==> flow/design.v <==
module lpc10_speech_synthetizer (
  input  wire              clk,         
  input  wire              reset,       
  input  wire              StartSpeak,
  input  wire              RomData,
  output wire [11:0]       RomAdr,
  output reg  signed [9:0] SampleData,
  output reg               Speaking
);
reg [5:0]  Cnt_8k;
reg [4:0]  CntSegment;
reg [7:0]  CntSample;
reg [11:0] RomAdrIn;
reg        Speak;
reg [3:0]  CodeEnergy;
reg        CodeRepeat;
reg [4:0]  CodePitch;
reg [17:0] CodeK1K4;    
reg [20:0] CodeK5K10;   
wire GetEnergy, GetRepeat, GetPitch, GetK1K4, GetK5K10, ReadRom;
wire Silence, LastFrame, NoK5K10;
function signed [9:0] TabChirp(input [5:0] i);
  case (i)
    0: TabChirp = 0;    1: TabChirp = 42;   2: TabChirp = -44;  3: TabChirp = 50;
    4: TabChirp = -78;  5: TabChirp = 18;   6: TabChirp = 37;   7: TabChirp = 20;
    8: TabChirp = 2;    9: TabChirp = -31;  10: TabChirp = -59; 11: TabChirp = 2;
    12: TabChirp = 95;  13: TabChirp = 90;  14: TabChirp = 5;   15: TabChirp = 15;
    16: TabChirp = 38;  17: TabChirp = -4;  18: TabChirp = -91; 19: TabChirp = -91;
    20: TabChirp = -42; 21: TabChirp = -35; 22: TabChirp = -36; 23: TabChirp = -4;
    24: TabChirp = 37;  25: TabChirp = 43;  26: TabChirp = 34;  27: TabChirp = 33;
    28: TabChirp = 15;  29: TabChirp = -1;  30: TabChirp = -8;  31: TabChirp = -18;
    32: TabChirp = -19; 33: TabChirp = -17; 34: TabChirp = -9;  35: TabChirp = -10;
    36: TabChirp = -6;  37: TabChirp = 0;   38: TabChirp = 3;   39: TabChirp = 2;
    40: TabChirp = 1;
    default: TabChirp = 0;
  endcase
endfunction
function signed [9:0] TabEnergy(input [3:0] i);
  case (i)
    0: TabEnergy = 0;   1: TabEnergy = 0;   2: TabEnergy = 1;   3: TabEnergy = 1;
    4: TabEnergy = 2;   5: TabEnergy = 3;   6: TabEnergy = 5;   7: TabEnergy = 7;
    8: TabEnergy = 10;  9: TabEnergy = 15;  10: TabEnergy = 21; 11: TabEnergy = 30;
    12: TabEnergy = 43; 13: TabEnergy = 61; 14: TabEnergy = 86; default: TabEnergy = 0;
  endcase
endfunction
function signed [9:0] TabPitch(input [4:0] i);
  case (i)
    0: TabPitch = 0;    1: TabPitch = 41;   2: TabPitch = 43;   3: TabPitch = 45;
    4: TabPitch = 47;   5: TabPitch = 49;   6: TabPitch = 51;   7: TabPitch = 53;
    8: TabPitch = 55;   9: TabPitch = 58;   10: TabPitch = 60;  11: TabPitch = 63;
    12: TabPitch = 66;  13: TabPitch = 70;  14: TabPitch = 73;  15: TabPitch = 76;
    16: TabPitch = 79;  17: TabPitch = 83;  18: TabPitch = 87;  19: TabPitch = 90;
    20: TabPitch = 94;  21: TabPitch = 99;  22: TabPitch = 103; 23: TabPitch = 107;
    24: TabPitch = 112; 25: TabPitch = 118; 26: TabPitch = 123; 27: TabPitch = 129;
    28: TabPitch = 134; 29: TabPitch = 141; 30: TabPitch = 147; default: TabPitch = 153;
  endcase
endfunction
function signed [9:0] TabK1(input [4:0] i);
  case (i)
    0: TabK1 = -501;  1: TabK1 = -497;  2: TabK1 = -493;  3: TabK1 = -488;
    4: TabK1 = -480;  5: TabK1 = -471;  6: TabK1 = -460;  7: TabK1 = -446;
    8: TabK1 = -427;  9: TabK1 = -405;  10: TabK1 = -378; 11: TabK1 = -344;
    12: TabK1 = -305; 13: TabK1 = -259; 14: TabK1 = -206; 15: TabK1 = -148;
    16: TabK1 = -86;  17: TabK1 = -21;  18: TabK1 = 45;   19: TabK1 = 110;
    20: TabK1 = 171;  21: TabK1 = 227;  22: TabK1 = 277;  23: TabK1 = 320;
    24: TabK1 = 357;  25: TabK1 = 388;  26: TabK1 = 413;  27: TabK1 = 434;
    28: TabK1 = 451;  29: TabK1 = 464;  30: TabK1 = 474;  default: TabK1 = 482;
  endcase
endfunction
function signed [9:0] TabK2(input [4:0] i);
  case (i)
    0: TabK2 = -349;  1: TabK2 = -328;  2: TabK2 = -305;  3: TabK2 = -280;
    4: TabK2 = -252;  5: TabK2 = -223;  6: TabK2 = -192;  7: TabK2 = -158;
    8: TabK2 = -124;  9: TabK2 = -88;   10: TabK2 = -51;  11: TabK2 = -14;
    12: TabK2 = 23;   13: TabK2 = 60;   14: TabK2 = 97;   15: TabK2 = 133;
    16: TabK2 = 167;  17: TabK2 = 199;  18: TabK2 = 230;  19: TabK2 = 259;
    20: TabK2 = 286;  21: TabK2 = 310;  22: TabK2 = 333;  23: TabK2 = 354;
    24: TabK2 = 372;  25: TabK2 = 389;  26: TabK2 = 404;  27: TabK2 = 417;
    28: TabK2 = 429;  29: TabK2 = 439;  30: TabK2 = 449;  default: TabK2 = 490;
  endcase
endfunction
function signed [9:0] TabK3(input [3:0] i);
  case (i)
    0: TabK3 = -397;  1: TabK3 = -365;  2: TabK3 = -327;  3: TabK3 = -282;
    4: TabK3 = -229;  5: TabK3 = -170;  6: TabK3 = -104;  7: TabK3 = -36;
    8: TabK3 = 35;    9: TabK3 = 104;   10: TabK3 = 169;  11: TabK3 = 228;
    12: TabK3 = 281;  13: TabK3 = 326;  14: TabK3 = 364;  default: TabK3 = 396;
  endcase
endfunction
function signed [9:0] TabK4(input [3:0] i);
  case (i)
    0: TabK4 = -373;  1: TabK4 = -334;  2: TabK4 = -293;  3: TabK4 = -245;
    4: TabK4 = -191;  5: TabK4 = -131;  6: TabK4 = -67;   7: TabK4 = -1;
    8: TabK4 = 64;    9: TabK4 = 128;   10: TabK4 = 188;  11: TabK4 = 243;
    12: TabK4 = 291;  13: TabK4 = 332;  14: TabK4 = 367;  default: TabK4 = 397;
  endcase
endfunction
function signed [9:0] TabK5(input [3:0] i);
  case (i)
    0: TabK5 = -319;  1: TabK5 = -286;  2: TabK5 = -250;  3: TabK5 = -211;
    4: TabK5 = -168;  5: TabK5 = -122;  6: TabK5 = -74;   7: TabK5 = -25;
    8: TabK5 = 24;    9: TabK5 = 73;    10: TabK5 = 121;  11: TabK5 = 167;
    12: TabK5 = 210;  13: TabK5 = 249;  14: TabK5 = 285;  default: TabK5 = 319;
  endcase
endfunction
function signed [9:0] TabK6(input [3:0] i);
  case (i)
    0: TabK6 = -290;  1: TabK6 = -252;  2: TabK6 = -209;  3: TabK6 = -163;
    4: TabK6 = -114;  5: TabK6 = -62;   6: TabK6 = -9;    7: TabK6 = 44;
    8: TabK6 = 97;    9: TabK6 = 147;   10: TabK6 = 194;  11: TabK6 = 239;
    12: TabK6 = 278;  13: TabK6 = 313;  14: TabK6 = 344;  default: TabK6 = 371;
  endcase
endfunction
function signed [9:0] TabK7(input [3:0] i);
  case (i)
    0: TabK7 = -291;  1: TabK7 = -256;  2: TabK7 = -216;  3: TabK7 = -174;
    4: TabK7 = -128;  5: TabK7 = -80;   6: TabK7 = -31;   7: TabK7 = 19;
    8: TabK7 = 69;    9: TabK7 = 117;   10: TabK7 = 163;  11: TabK7 = 206;
    12: TabK7 = 246;  13: TabK7 = 283;  14: TabK7 = 316;  default: TabK7 = 345;
  endcase
endfunction
function signed [9:0] TabK8(input [2:0] i);
  case (i)
    0: TabK8 = -219;  1: TabK8 = -133;  2: TabK8 = -38;   3: TabK8 = 59;
    4: TabK8 = 152;   5: TabK8 = 235;   6: TabK8 = 305;   default: TabK8 = 361;
  endcase
endfunction
function signed [9:0] TabK9(input [2:0] i);
  case (i)
    0: TabK9 = -225;  1: TabK9 = -157;  2: TabK9 = -82;   3: TabK9 = -3;
    4: TabK9 = 76;    5: TabK9 = 151;   6: TabK9 = 220;   default: TabK9 = 280;
  endcase
endfunction
function signed [9:0] TabK10(input [2:0] i);
  case (i)
    0: TabK10 = -179; 1: TabK10 = -122; 2: TabK10 = -61;  3: TabK10 = 1;
    4: TabK10 = 63;   5: TabK10 = 123;  6: TabK10 = 179;  default: TabK10 = 231;
  endcase
endfunction
reg signed [9:0] ET, PT, K1T, K2T, K3T, K4T, K5T, K6T, K7T, K8T, K9T, K10T;
reg signed [9:0] EC, PC, K1C, K2C, K3C, K4C, K5C, K6C, K7C, K8C, K9C, K10C;
reg signed [9:0] X1C, X2C, X3C, X4C, X5C, X6C, X7C, X8C, X9C, X10C;
reg signed [9:0] Valeur;
reg signed [9:0] KBus;
reg signed [9:0] XBus;
reg signed [9:0] YNext;
wire signed [18:0] Operation1;
wire signed [18:0] Operation2;
wire signed [18:0] Operation3;
wire signed [18:0] Operation4;
reg [12:0] GPA;
reg        NoiseOn;
reg [7:0]  PitchCnt;
wire signed [19:0] ValeurEC;
wire signed [9:0]  YStart;
assign RomAdr = RomAdrIn;
assign GetEnergy = (CntSample == 8'd0) && (Cnt_8k < 6'd4);
assign Silence   = (CodeEnergy == 4'b0000);
assign LastFrame = (CodeEnergy == 4'b1111);
assign NoK5K10   = (CodePitch  == 5'b00000);
assign GetRepeat = (CntSample == 8'd0) && (Cnt_8k == 6'd4) && !Silence && !LastFrame;
assign GetPitch  = (CntSample == 8'd0) && (Cnt_8k >= 6'd5) && (Cnt_8k < 6'd10) && !Silence && !LastFrame;
assign GetK1K4   = (CntSample == 8'd0) && (Cnt_8k >= 6'd11) && (Cnt_8k < 6'd29) && !Silence && !LastFrame && !CodeRepeat;
assign GetK5K10  = (CntSample == 8'd0) && (Cnt_8k >= 6'd30) && (Cnt_8k < 6'd51) && !Silence && !LastFrame && !CodeRepeat && !NoK5K10;
assign ReadRom = GetEnergy || GetRepeat || GetPitch || GetK1K4 || GetK5K10;
assign Operation1 = KBus * XBus;
assign Operation2 = YNext - (Operation1 / 19'sd512);
assign Operation3 = KBus * Operation2;
assign Operation4 = XBus + (Operation3 / 19'sd512);
assign ValeurEC = Valeur * EC;
assign YStart   = ValeurEC / 20'sd64;
always @* begin
  case (Cnt_8k)
    6'd2:  KBus = K10C;
    6'd3:  KBus = K9C;
    6'd4:  KBus = K8C;
    6'd5:  KBus = K7C;
    6'd6:  KBus = K6C;
    6'd7:  KBus = K5C;
    6'd8:  KBus = K4C;
    6'd9:  KBus = K3C;
    6'd10: KBus = K2C;
    6'd11: KBus = K1C;
    default: KBus = 10'sd0;
  endcase
  case (Cnt_8k)
    6'd2:  XBus = X10C;
    6'd3:  XBus = X9C;
    6'd4:  XBus = X8C;
    6'd5:  XBus = X7C;
    6'd6:  XBus = X6C;
    6'd7:  XBus = X5C;
    6'd8:  XBus = X4C;
    6'd9:  XBus = X3C;
    6'd10: XBus = X2C;
    6'd11: XBus = X1C;
    default: XBus = 10'sd0;
  endcase
end
always @(posedge clk) begin
  if (reset) begin
    Cnt_8k     <= 6'd0;
    CntSegment <= 5'd0;
    CntSample  <= 8'd0;
    RomAdrIn   <= 12'd1;
    Speak      <= 1'b0;
    Speaking   <= 1'b0;
    CodeEnergy <= 4'd0;
    CodeRepeat <= 1'b0;
    CodePitch  <= 5'd0;
    CodeK1K4   <= 18'd0;
    CodeK5K10  <= 21'd0;
    ET <= 0; PT <= 0; K1T <= 0; K2T <= 0; K3T <= 0; K4T <= 0;
    K5T <= 0; K6T <= 0; K7T <= 0; K8T <= 0; K9T <= 0; K10T <= 0;
    EC <= 0; PC <= 0; K1C <= 0; K2C <= 0; K3C <= 0; K4C <= 0;
    K5C <= 0; K6C <= 0; K7C <= 0; K8C <= 0; K9C <= 0; K10C <= 0;
    X1C <= 0; X2C <= 0; X3C <= 0; X4C <= 0; X5C <= 0;
    X6C <= 0; X7C <= 0; X8C <= 0; X9C <= 0; X10C <= 0;
    Valeur     <= 0;
    YNext      <= 0;
    SampleData <= 0;
    GPA        <= 13'b0000001101001;
    NoiseOn    <= 1'b1;
    PitchCnt   <= 8'd0;
  end else begin
    if (Speak && StartSpeak) begin
      Cnt_8k <= Cnt_8k + 6'd1;
      if (Cnt_8k == 6'b111111) begin
        if (CntSegment == 5'b10111)
          CntSegment <= 5'd0;
        else
          CntSegment <= CntSegment + 5'd1;
        if (CntSample == 8'b11000111)
          CntSample <= 8'd0;
        else
          CntSample <= CntSample + 8'd1;
      end
      if (GetEnergy) CodeEnergy <= {CodeEnergy[2:0], RomData};
      if (GetRepeat) CodeRepeat <= RomData;
      if (GetPitch)  CodePitch  <= {CodePitch[3:0], RomData};
      if (GetK1K4)   CodeK1K4   <= {CodeK1K4[16:0], RomData};
      if (GetK5K10)  CodeK5K10  <= {CodeK5K10[19:0], RomData};
      if (ReadRom) RomAdrIn <= RomAdrIn + 12'd1;
      if ((CntSample == 8'b11000111) && (Cnt_8k == 6'b111111) && LastFrame) begin
        Speak    <= 1'b0;
        Speaking <= 1'b0;
      end else begin
        Speaking <= 1'b1;
      end
    end else begin
      Cnt_8k     <= 6'd0;
      CntSegment <= 5'd0;
      CntSample  <= 8'd0;
      RomAdrIn   <= 12'd1;
      NoiseOn    <= 1'b1;
      if (!StartSpeak) Speak <= 1'b1;
    end
    if (Cnt_8k == 6'b111110) begin
      ET <= TabEnergy(CodeEnergy);
      if (Silence || LastFrame)
        PT <= 0;
      else
        PT <= TabPitch(CodePitch);
      if (Silence || LastFrame) begin
        K1T <= 0; K2T <= 0; K3T <= 0; K4T <= 0;
      end else begin
        K1T <= TabK1(CodeK1K4[17:13]);
        K2T <= TabK2(CodeK1K4[12:8]);
        K3T <= TabK3(CodeK1K4[7:4]);
        K4T <= TabK4(CodeK1K4[3:0]);
      end
      if (Silence || LastFrame || NoK5K10) begin
        K5T <= 0; K6T <= 0; K7T <= 0; K8T <= 0; K9T <= 0; K10T <= 0;
      end else begin
        K5T  <= TabK5(CodeK5K10[20:17]);
        K6T  <= TabK6(CodeK5K10[16:13]);
        K7T  <= TabK7(CodeK5K10[12:9]);
        K8T  <= TabK8(CodeK5K10[8:6]);
        K9T  <= TabK9(CodeK5K10[5:3]);
        K10T <= TabK10(CodeK5K10[2:0]);
      end
    end
    if ((CntSegment == 5'd0) && (Cnt_8k == 6'b111111)) begin
      EC   <= ET;
      PC   <= PT;
      K1C  <= K1T;
      K2C  <= K2T;
      K3C  <= K3T;
      K4C  <= K4T;
      K5C  <= K5T;
      K6C  <= K6T;
      K7C  <= K7T;
      K8C  <= K8T;
      K9C  <= K9T;
      K10C <= K10T;
      NoiseOn <= (PC == 0);
    end
    if (Cnt_8k == 6'd0) begin
      if (EC == 0)
        Valeur <= 0;
      else if (NoiseOn) begin
        if (GPA[0])
          Valeur <= -10'sd64;
        else
          Valeur <= 10'sd64;
      end else begin
        if (PitchCnt > 8'd50)
          Valeur <= 0;    
        else
          Valeur <= TabChirp(PitchCnt[5:0]);
      end
      if (PC == 0)
        PitchCnt <= 8'd0;
      else if ($signed({1'b0, PitchCnt}) < PC)
        PitchCnt <= PitchCnt + 8'd1;
      else
        PitchCnt <= 8'd0;
    end
    if (Cnt_8k < 6'b010100)
      GPA <= {GPA[12] ^ GPA[10] ^ GPA[9] ^ GPA[0], GPA[12:1]};
    case (Cnt_8k)
      6'd1: YNext <= YStart;
      6'd2, 6'd3, 6'd4, 6'd5, 6'd6, 6'd7, 6'd8, 6'd9, 6'd10, 6'd11:
        YNext <= Operation2[9:0];
      default: ;
    endcase
    case (Cnt_8k)
      6'd3:  X10C <= Operation4[9:0];
      6'd4:  X9C  <= Operation4[9:0];
      6'd5:  X8C  <= Operation4[9:0];
      6'd6:  X7C  <= Operation4[9:0];
      6'd7:  X6C  <= Operation4[9:0];
      6'd8:  X5C  <= Operation4[9:0];
      6'd9:  X4C  <= Operation4[9:0];
      6'd10: X3C  <= Operation4[9:0];
      6'd11: X2C  <= Operation4[9:0];
      6'd12: X1C  <= Operation2[9:0];
      default: ;
    endcase
    if (Cnt_8k == 6'b001111)
      SampleData <= X1C;
  end
end
endmodule
Reports on lpc10_speech_synthetizer
Tool output for the design above, in the order of the flow.
Line numbers count from 1 in the design file above.
Operators: Yosys type, input widths -> output width; for muxes data width and select width s.
Library cell names are shortened.
{"block": "inputs", "design": "lpc10_speech_synthetizer", "clock": "clk", "cell_library": "sky130hd", "pvt_corner": "tt_025C_1v80"}

Word level
Counts by Yosys on the flattened word-level netlist (proc, flatten, opt, wreduce; memories kept). Print and check cells are left out. Cells with the same type and inputs are merged into one.
Memory sizes are those after Yosys's memory passes, which may raise the word count (mostly to a power of two), join words into wider ones and drop unused or constant bits.
{"block": "word_totals", "ff_bits": 474, "romBits": 2448, "clocked_rd_ports_x_width": 95, "memories": 10, "in_bits": 4, "word_cells": 234}
{"block": "memory_table", "memory": "(no name shown)", "words": 64, "width": 10, "read_ports": 1, "wr": 0, "line": 23, "source": "case (i)"}
{"block": "memory_table", "memory": "(no name shown)", "words": 32, "width": 10, "read_ports": 1, "wr": 0, "line": 59, "source": "case (i)"}
{"block": "memory_table", "memory": "(no name shown)", "words": 32, "width": 10, "read_ports": 1, "wr": 0, "line": 71, "source": "case (i)"}
{"block": "memory_table", "memory": "(no name shown)", "words": 32, "width": 8, "read_ports": 1, "wr": 0, "line": 47, "source": "case (i)"}
{"block": "memory_table", "memory": "(no name shown)", "words": 16, "width": 10, "read_ports": 1, "wr": 0, "line": 83, "source": "case (i)"}
{"block": "memory_table", "memory": "(no name shown)", "words": 16, "width": 10, "read_ports": 1, "wr": 0, "line": 91, "source": "case (i)"}
Further memories, not shown: 4.
{"block": "classes", "n_addsub": 10, "n_mul": 3, "n_cmp": 10, "equal": 39, "n_mux": 49, "logic": 7, "reduce_and_logical": 55}
{"block": "ops", "cell": "$pmux 10 s7", "n": 3}
{"block": "ops", "cell": "$mul 10x10->20", "n": 1}
{"block": "ops", "cell": "$pmux 10 s10", "n": 2}
{"block": "ops", "cell": "$mul 10x10->19", "n": 1}
{"block": "ops", "cell": "$mul 10x19->19", "n": 1}
{"block": "ops", "cell": "$mux 10", "n": 15}
{"block": "ops", "cell": "$mux 4", "n": 10}
{"block": "ops", "cell": "$eq 6x4->1 const B", "n": 6}
{"block": "ops", "cell": "$mux 5", "n": 7}
{"block": "ops", "cell": "$eq 3x3->1 const B", "n": 9}
{"block": "ops", "cell": "$eq 6x3->1 const B", "n": 4}
{"block": "ops", "cell": "$mux 8", "n": 3}
{"block": "ops", "cell": "$logic_and 1x1->1", "n": 23}
{"block": "ops", "cell": "$add 10x1->10", "n": 2}
{"block": "ops", "cell": "$logic_not 10->1", "n": 2}
{"block": "ops", "cell": "$pmux 10 s2", "n": 1}
{"block": "ops", "cell": "$sub 10x19->19", "n": 1}
{"block": "ops", "cell": "$add 19x1->19", "n": 1}
{"block": "ops", "cell": "$eq 3x2->1 const B", "n": 6}
{"block": "ops", "cell": "$reduce_or 9->1", "n": 2}
{"block": "ops", "cell": "$add 8x1->8 const B", "n": 2}
{"block": "ops", "cell": "$add 12x1->12 const B", "n": 1}
{"block": "ops", "cell": "$reduce_and 2->1", "n": 6}
{"block": "ops", "cell": "$eq 6x2->1 const B", "n": 2}
{"block": "ops", "cell": "$lt 6x5->1 const B", "n": 2}
{"block": "ops", "cell": "$eq 6x6->1 const B", "n": 2}
{"block": "ops", "cell": "$mux 6", "n": 2}
{"block": "ops", "cell": "$add 10x10->10", "n": 1}
Other operator kinds: 31; their cells: 55.

Logic depth
Longest topological path by Yosys (ltp), each cell counted once; first at word level (registers and memories cut), then after technology mapping (sequential cells cut; the memories' decode and read muxes count).
{"block": "logic_depth", "word_depth": 12, "ABC_AREA": 0, "ltp_mapped": 74, "ltp_nobuf": 71}

After synthesis
Yosys stat after the flow's synthesis: flattened, memories mapped to cells. It holds for the ABC_AREA given above (unset counts as 0); a run with the other value may have another netlist.
{"block": "mapped", "cells": 4313, "area_um2": 35567.9, "ffs": 544, "buffers": 250}
{"block": "by_type", "type": "dfxtp_1", "n": 544}
{"block": "by_type", "type": "fa_1", "n": 235}
{"block": "by_type", "type": "ha_1", "n": 254}
{"block": "by_type", "type": "nand2_1", "n": 574}
{"block": "by_type", "type": "nor2_1", "n": 556}
{"block": "by_type", "type": "a21oi_1", "n": 363}
{"block": "by_type", "type": "inv_1", "n": 423}
{"block": "by_type", "type": "a22oi_1", "n": 120}
{"block": "by_type", "type": "clkbuf_1", "n": 206}
{"block": "by_type", "type": "xnor2_1", "n": 69}
{"block": "by_type", "type": "mux2i_1", "n": 55}
{"block": "by_type", "type": "o21ai_0", "n": 99}
{"block": "by_type", "type": "xor2_1", "n": 47}
{"block": "by_type", "type": "nand3_1", "n": 79}
{"block": "by_type", "type": "a211oi_1", "n": 48}
{"block": "by_type", "type": "or2_2", "n": 48}
{"block": "by_type", "type": "and2_1", "n": 44}
{"block": "by_type", "type": "nor3_1", "n": 54}
Not listed: further types 75, cells in them 495.

Path before layout
Path of least setup slack by OpenSTA after synthesis, without wires, with an ideal clock, recovery checks aside; 20% of the period is set as input and as output delay. Where synthesis merged equal registers, the netlist keeps one of their names.
{"block": "synth_path", "path_kind": "register -> register", "from": "register Cnt_8k[1]", "to": "register X10C[8]", "period_ps": 25000, "setup_time_ps": 128, "arrival_time_ps": 16133, "t_required_ps": 24872, "slack_ps": 8740, "path_delay_ps": 16261, "path_stages": 68, "path_buffers": 5, "synth_period_reached_ps": 16260}
"path_delay_ps" is the arrival time less input delay plus setup time.
"path_stages": output pins that drive a net of the path, with the launching flip-flop's if there is one; two outputs of one cell count as two.
"synth_period_reached_ps" is the clock period less the worst setup slack; recovery checks do not enter. This is arithmetic on one report: input and output delays are still those of the set period (20% each).
Between the ends stands the longest chain of elaborated cells between them, by number of cells; it is not shown to be the way that was timed. Of several equally long chains one is given.
Each line given opens the expression or statement behind the cell; cells for indexed reads and writes are added by Yosys, which also makes memories of some case tables.
At most two assigning lines are given for a register; there are more.
{"block": "synth_via", "path_cell_list": "dfxtp_1 > inv_1 > ha_1 > buf_2 > or3b_1 > nor2_1 > buf_2 > buf_1 > a22oi_1 > and3_1 > clkbuf_1 > or2_2 > fa_1 > inv_1 > fa_1 > fa_1 > fa_1 > inv_1 > [... 32 more ...] > nor3_1 > o31ai_1 > a21oi_1 > xnor2_2 > xnor2_1 > nor2_1 > fa_1 > fa_1 > a21o_1 > a21oi_1 > o21bai_1 > a21oi_1 > o21bai_1 > a21oi_1 > xor2_1 > nor2_1 > a21oi_1 > nor2_1", "elab_chain_cells": 12, "cone_cells": 22, "cone_classes": "4 x add/sub; 2 x mul; 10 x eq/ne; 2 x mux; 2 x logic; 2 x reduce/logical"}
{"block": "synth_lines", "item": "start, declared", "line": 10, "source": "reg [5:0]  Cnt_8k;"}
{"block": "synth_lines", "item": "start, assigned", "line": 202, "source": "Cnt_8k     <= 6'd0;"}
{"block": "synth_lines", "item": "start, assigned", "line": 227, "source": "Cnt_8k <= Cnt_8k + 6'd1;"}
{"block": "synth_lines", "item": "$eq 6x4->1", "line": 173, "source": "case (Cnt_8k)"}
{"block": "synth_lines", "item": "$pmux 10 s10", "line": 173}
{"block": "synth_lines", "item": "$mul 10x10->19", "line": 166, "source": "assign Operation1 = KBus * XBus;"}
{"block": "synth_lines", "item": "$reduce_or 9->1"}
{"block": "synth_lines", "item": "$and 1x1->1"}
{"block": "synth_lines", "item": "$add 19x1->19"}
{"block": "synth_lines", "item": "$sub 10x19->19", "line": 167, "source": "assign Operation2 = YNext - (Operation1 / 19'sd512);"}
{"block": "synth_lines", "item": "$mul 10x19->19", "line": 168, "source": "assign Operation3 = KBus * Operation2;"}
{"block": "synth_lines", "item": "$reduce_or 9->1"}
{"block": "synth_lines", "item": "$and 1x1->1"}
{"block": "synth_lines", "item": "$add 10x1->10"}
{"block": "synth_lines", "item": "$add 10x10->10", "line": 169, "source": "assign Operation4 = XBus + (Operation3 / 19'sd512);"}
{"block": "synth_lines", "item": "end, assigned", "line": 218, "source": "X6C <= 0; X7C <= 0; X8C <= 0; X9C <= 0; X10C <= 0;"}
{"block": "synth_lines", "item": "end, assigned", "line": 328, "source": "6'd3:  X10C <= Operation4[9:0];"}
{"block": "synth_lines", "item": "end, declared", "line": 142, "source": "reg signed [9:0] X1C, X2C, X3C, X4C, X5C, X6C, X7C, X8C, X9C, X10C;"}

Timing after layout
Path of least setup slack in the final report of run 2 (OpenROAD, finished layout, wires in). Where an end is a register, its clock arrival counts in the times.
The report prints the path's times to 10 ps; the period is as set.
{"block": "layout_path", "path_kind": "register -> register", "from": "register Cnt_8k[0]", "to": "register X9C[8]", "period_ps": 25000, "setup_time_ps": 140, "arrival_time_ps": 19160, "t_required_ps": 25500, "slack_ps": 6340, "path_stages": 63, "path_buffers": 1}
Between the ends stands the longest chain of elaborated cells between them, by number of cells; it is not shown to be the way that was timed. Of several equally long chains one is given.
At most two assigning lines are given for a register; there are more.
{"block": "layout_via", "path_cell_list": "dfxtp_1 > ha_1 > nor4b_1 > nand2b_1 > o2111ai_1 > nor3_2 > buf_4 > or2_2 > fa_1 > inv_1 > fa_1 > fa_1 > fa_1 > inv_1 > fa_1 > inv_1 > ha_1 > a21oi_1 > [... 27 more ...] > nor3_1 > o31ai_1 > a21oi_1 > xnor2_2 > xnor2_1 > nor2_1 > fa_1 > fa_1 > a21o_1 > a21oi_1 > o21bai_1 > a21oi_1 > o21bai_1 > a21oi_1 > xor2_1 > nor2_1 > a21oi_1 > nor2_1", "elab_chain_cells": 12, "cone_cells": 22, "cone_classes": "4 x add/sub; 2 x mul; 10 x eq/ne; 2 x mux; 2 x logic; 2 x reduce/logical"}
{"block": "layout_lines", "item": "start, declared", "line": 10, "source": "reg [5:0]  Cnt_8k;"}
{"block": "layout_lines", "item": "start, assigned", "line": 202, "source": "Cnt_8k     <= 6'd0;"}
{"block": "layout_lines", "item": "start, assigned", "line": 227, "source": "Cnt_8k <= Cnt_8k + 6'd1;"}
{"block": "layout_lines", "item": "$eq 6x4->1", "line": 173, "source": "case (Cnt_8k)"}
{"block": "layout_lines", "item": "$pmux 10 s10", "line": 173}
{"block": "layout_lines", "item": "$mul 10x10->19", "line": 166, "source": "assign Operation1 = KBus * XBus;"}
{"block": "layout_lines", "item": "$reduce_or 9->1"}
{"block": "layout_lines", "item": "$and 1x1->1"}
{"block": "layout_lines", "item": "$add 19x1->19"}
{"block": "layout_lines", "item": "$sub 10x19->19", "line": 167, "source": "assign Operation2 = YNext - (Operation1 / 19'sd512);"}
{"block": "layout_lines", "item": "$mul 10x19->19", "line": 168, "source": "assign Operation3 = KBus * Operation2;"}
{"block": "layout_lines", "item": "$reduce_or 9->1"}
{"block": "layout_lines", "item": "$and 1x1->1"}
{"block": "layout_lines", "item": "$add 10x1->10"}
{"block": "layout_lines", "item": "$add 10x10->10", "line": 169, "source": "assign Operation4 = XBus + (Operation3 / 19'sd512);"}
{"block": "layout_lines", "item": "end, assigned", "line": 218, "source": "X6C <= 0; X7C <= 0; X8C <= 0; X9C <= 0; X10C <= 0;"}
{"block": "layout_lines", "item": "end, assigned", "line": 329, "source": "6'd4:  X9C  <= Operation4[9:0];"}
{"block": "layout_lines", "item": "end, declared", "line": 142, "source": "reg signed [9:0] X1C, X2C, X3C, X4C, X5C, X6C, X7C, X8C, X9C, X10C;"}

==> runs of lpc10_speech_synthetizer <==
lpc10_speech_synthetizer through Yosys and OpenROAD on sky130hd: 6 stored runs, unordered, with their settings and measured results. The constraints put input and output delay at 20% of the set period each and load the outputs with 0.01 pF.
"timing.achieved_period_ps" means the clock period less the worst setup slack. The figure is calculated, with input and output delays left at 20% of the set period.

{"run": "run 1", "settings": { "ABC_AREA": 1, "CELL_PAD_IN_SITES_DETAIL_PLACEMENT": 1, "CORE_MARGIN": 4, "CORE_UTILIZATION": 39, "CTS_CLUSTER_SIZE": 51, "PLACE_DENSITY": 0.72, "SETUP_SLACK_MARGIN": 1.49, "SLEW_MARGIN": 5, "period_ns": 11.0, "CAP_MARGIN": 20 }, "outcome": "stopped before the end: routing reported GRT-0232"}
{"run": "run 2", "settings": { "ABC_AREA": 0, "CAP_MARGIN": 5, "CELL_PAD_IN_SITES_GLOBAL_PLACEMENT": 2, "CORE_ASPECT_RATIO": 0.74, "CORE_MARGIN": 5, "CORE_UTILIZATION": 49, "GPL_TIMING_DRIVEN": 1, "MAX_ROUTING_LAYER": "met5", "MIN_ROUTING_LAYER": "met1", "PLACE_DENSITY_LB_ADDON": 0.0, "SLEW_MARGIN": 35, "period_ns": 25.0 }, "results": { "fin_ws_ps": 6335, "holdWs_ps": 432, "stdcell_area_um2": 38543.2, "timing.achieved_period_ps": 18665, "design_die_area_um2": 78137.2, "post_synth_area_um2": 35567.9, "total_negative_slack_ps": 0 }}
{"run": "run 3", "settings": { "CORE_UTILIZATION": 70, "period_ns": 18.6, "CAP_MARGIN": 20, "CORE_MARGIN": 2, "SLEW_MARGIN": 20 }, "results": { "fin_ws_ps": 950, "holdWs_ps": 417, "stdcell_area_um2": 38037.7, "timing.achieved_period_ps": 17650, "design_die_area_um2": 52631.2, "post_synth_area_um2": 35567.9, "total_negative_slack_ps": 0 }}
{"run": "run 4", "settings": { "ABC_AREA": 1, "CAP_MARGIN": 40, "CELL_PAD_IN_SITES_GLOBAL_PLACEMENT": 3, "CORE_UTILIZATION": 19, "CTS_CLUSTER_DIAMETER": 261, "GPL_ROUTABILITY_DRIVEN": 1, "HOLD_SLACK_MARGIN": 0.17, "MAX_ROUTING_LAYER": "met5", "MIN_ROUTING_LAYER": "met1", "PLACE_DENSITY_LB_ADDON": 0.28, "period_ns": 26.0, "CORE_MARGIN": 2, "SLEW_MARGIN": 20 }, "results": { "fin_ws_ps": 8180, "holdWs_ps": 426, "stdcell_area_um2": 41994.0, "timing.achieved_period_ps": 17820, "design_die_area_um2": 195421.0, "post_synth_area_um2": 36461.2, "total_negative_slack_ps": 0 }}
{"run": "run 5", "settings": { "ABC_AREA": 0, "CAP_MARGIN": 5, "CELL_PAD_IN_SITES_GLOBAL_PLACEMENT": 2, "CORE_ASPECT_RATIO": 0.74, "CORE_MARGIN": 5, "CORE_UTILIZATION": 49, "GPL_ROUTABILITY_DRIVEN": 0, "GPL_TIMING_DRIVEN": 1, "HOLD_SLACK_MARGIN": -0.07, "MAX_ROUTING_LAYER": "met5", "MIN_ROUTING_LAYER": "met1", "PLACE_DENSITY_LB_ADDON": 0.0, "SLEW_MARGIN": 35, "period_ns": 25.0 }, "results": { "fin_ws_ps": 6335, "holdWs_ps": 432, "stdcell_area_um2": 38543.2, "timing.achieved_period_ps": 18665, "design_die_area_um2": 78137.2, "post_synth_area_um2": 35567.9, "total_negative_slack_ps": 0 }}
{"run": "run 6", "settings": { "ABC_AREA": 1, "CAP_MARGIN": 40, "CELL_PAD_IN_SITES_GLOBAL_PLACEMENT": 3, "CORE_UTILIZATION": 19, "CTS_CLUSTER_DIAMETER": 261, "GPL_ROUTABILITY_DRIVEN": 0, "HOLD_SLACK_MARGIN": 0.17, "MAX_ROUTING_LAYER": "met4", "MIN_ROUTING_LAYER": "met1", "PLACE_DENSITY_LB_ADDON": 0.28, "period_ns": 25.0, "CORE_MARGIN": 2, "SLEW_MARGIN": 20 }, "results": { "fin_ws_ps": 7204, "holdWs_ps": 440, "stdcell_area_um2": 42125.4, "timing.achieved_period_ps": 17796, "design_die_area_um2": 195421.0, "post_synth_area_um2": 36461.2, "total_negative_slack_ps": 0 }}
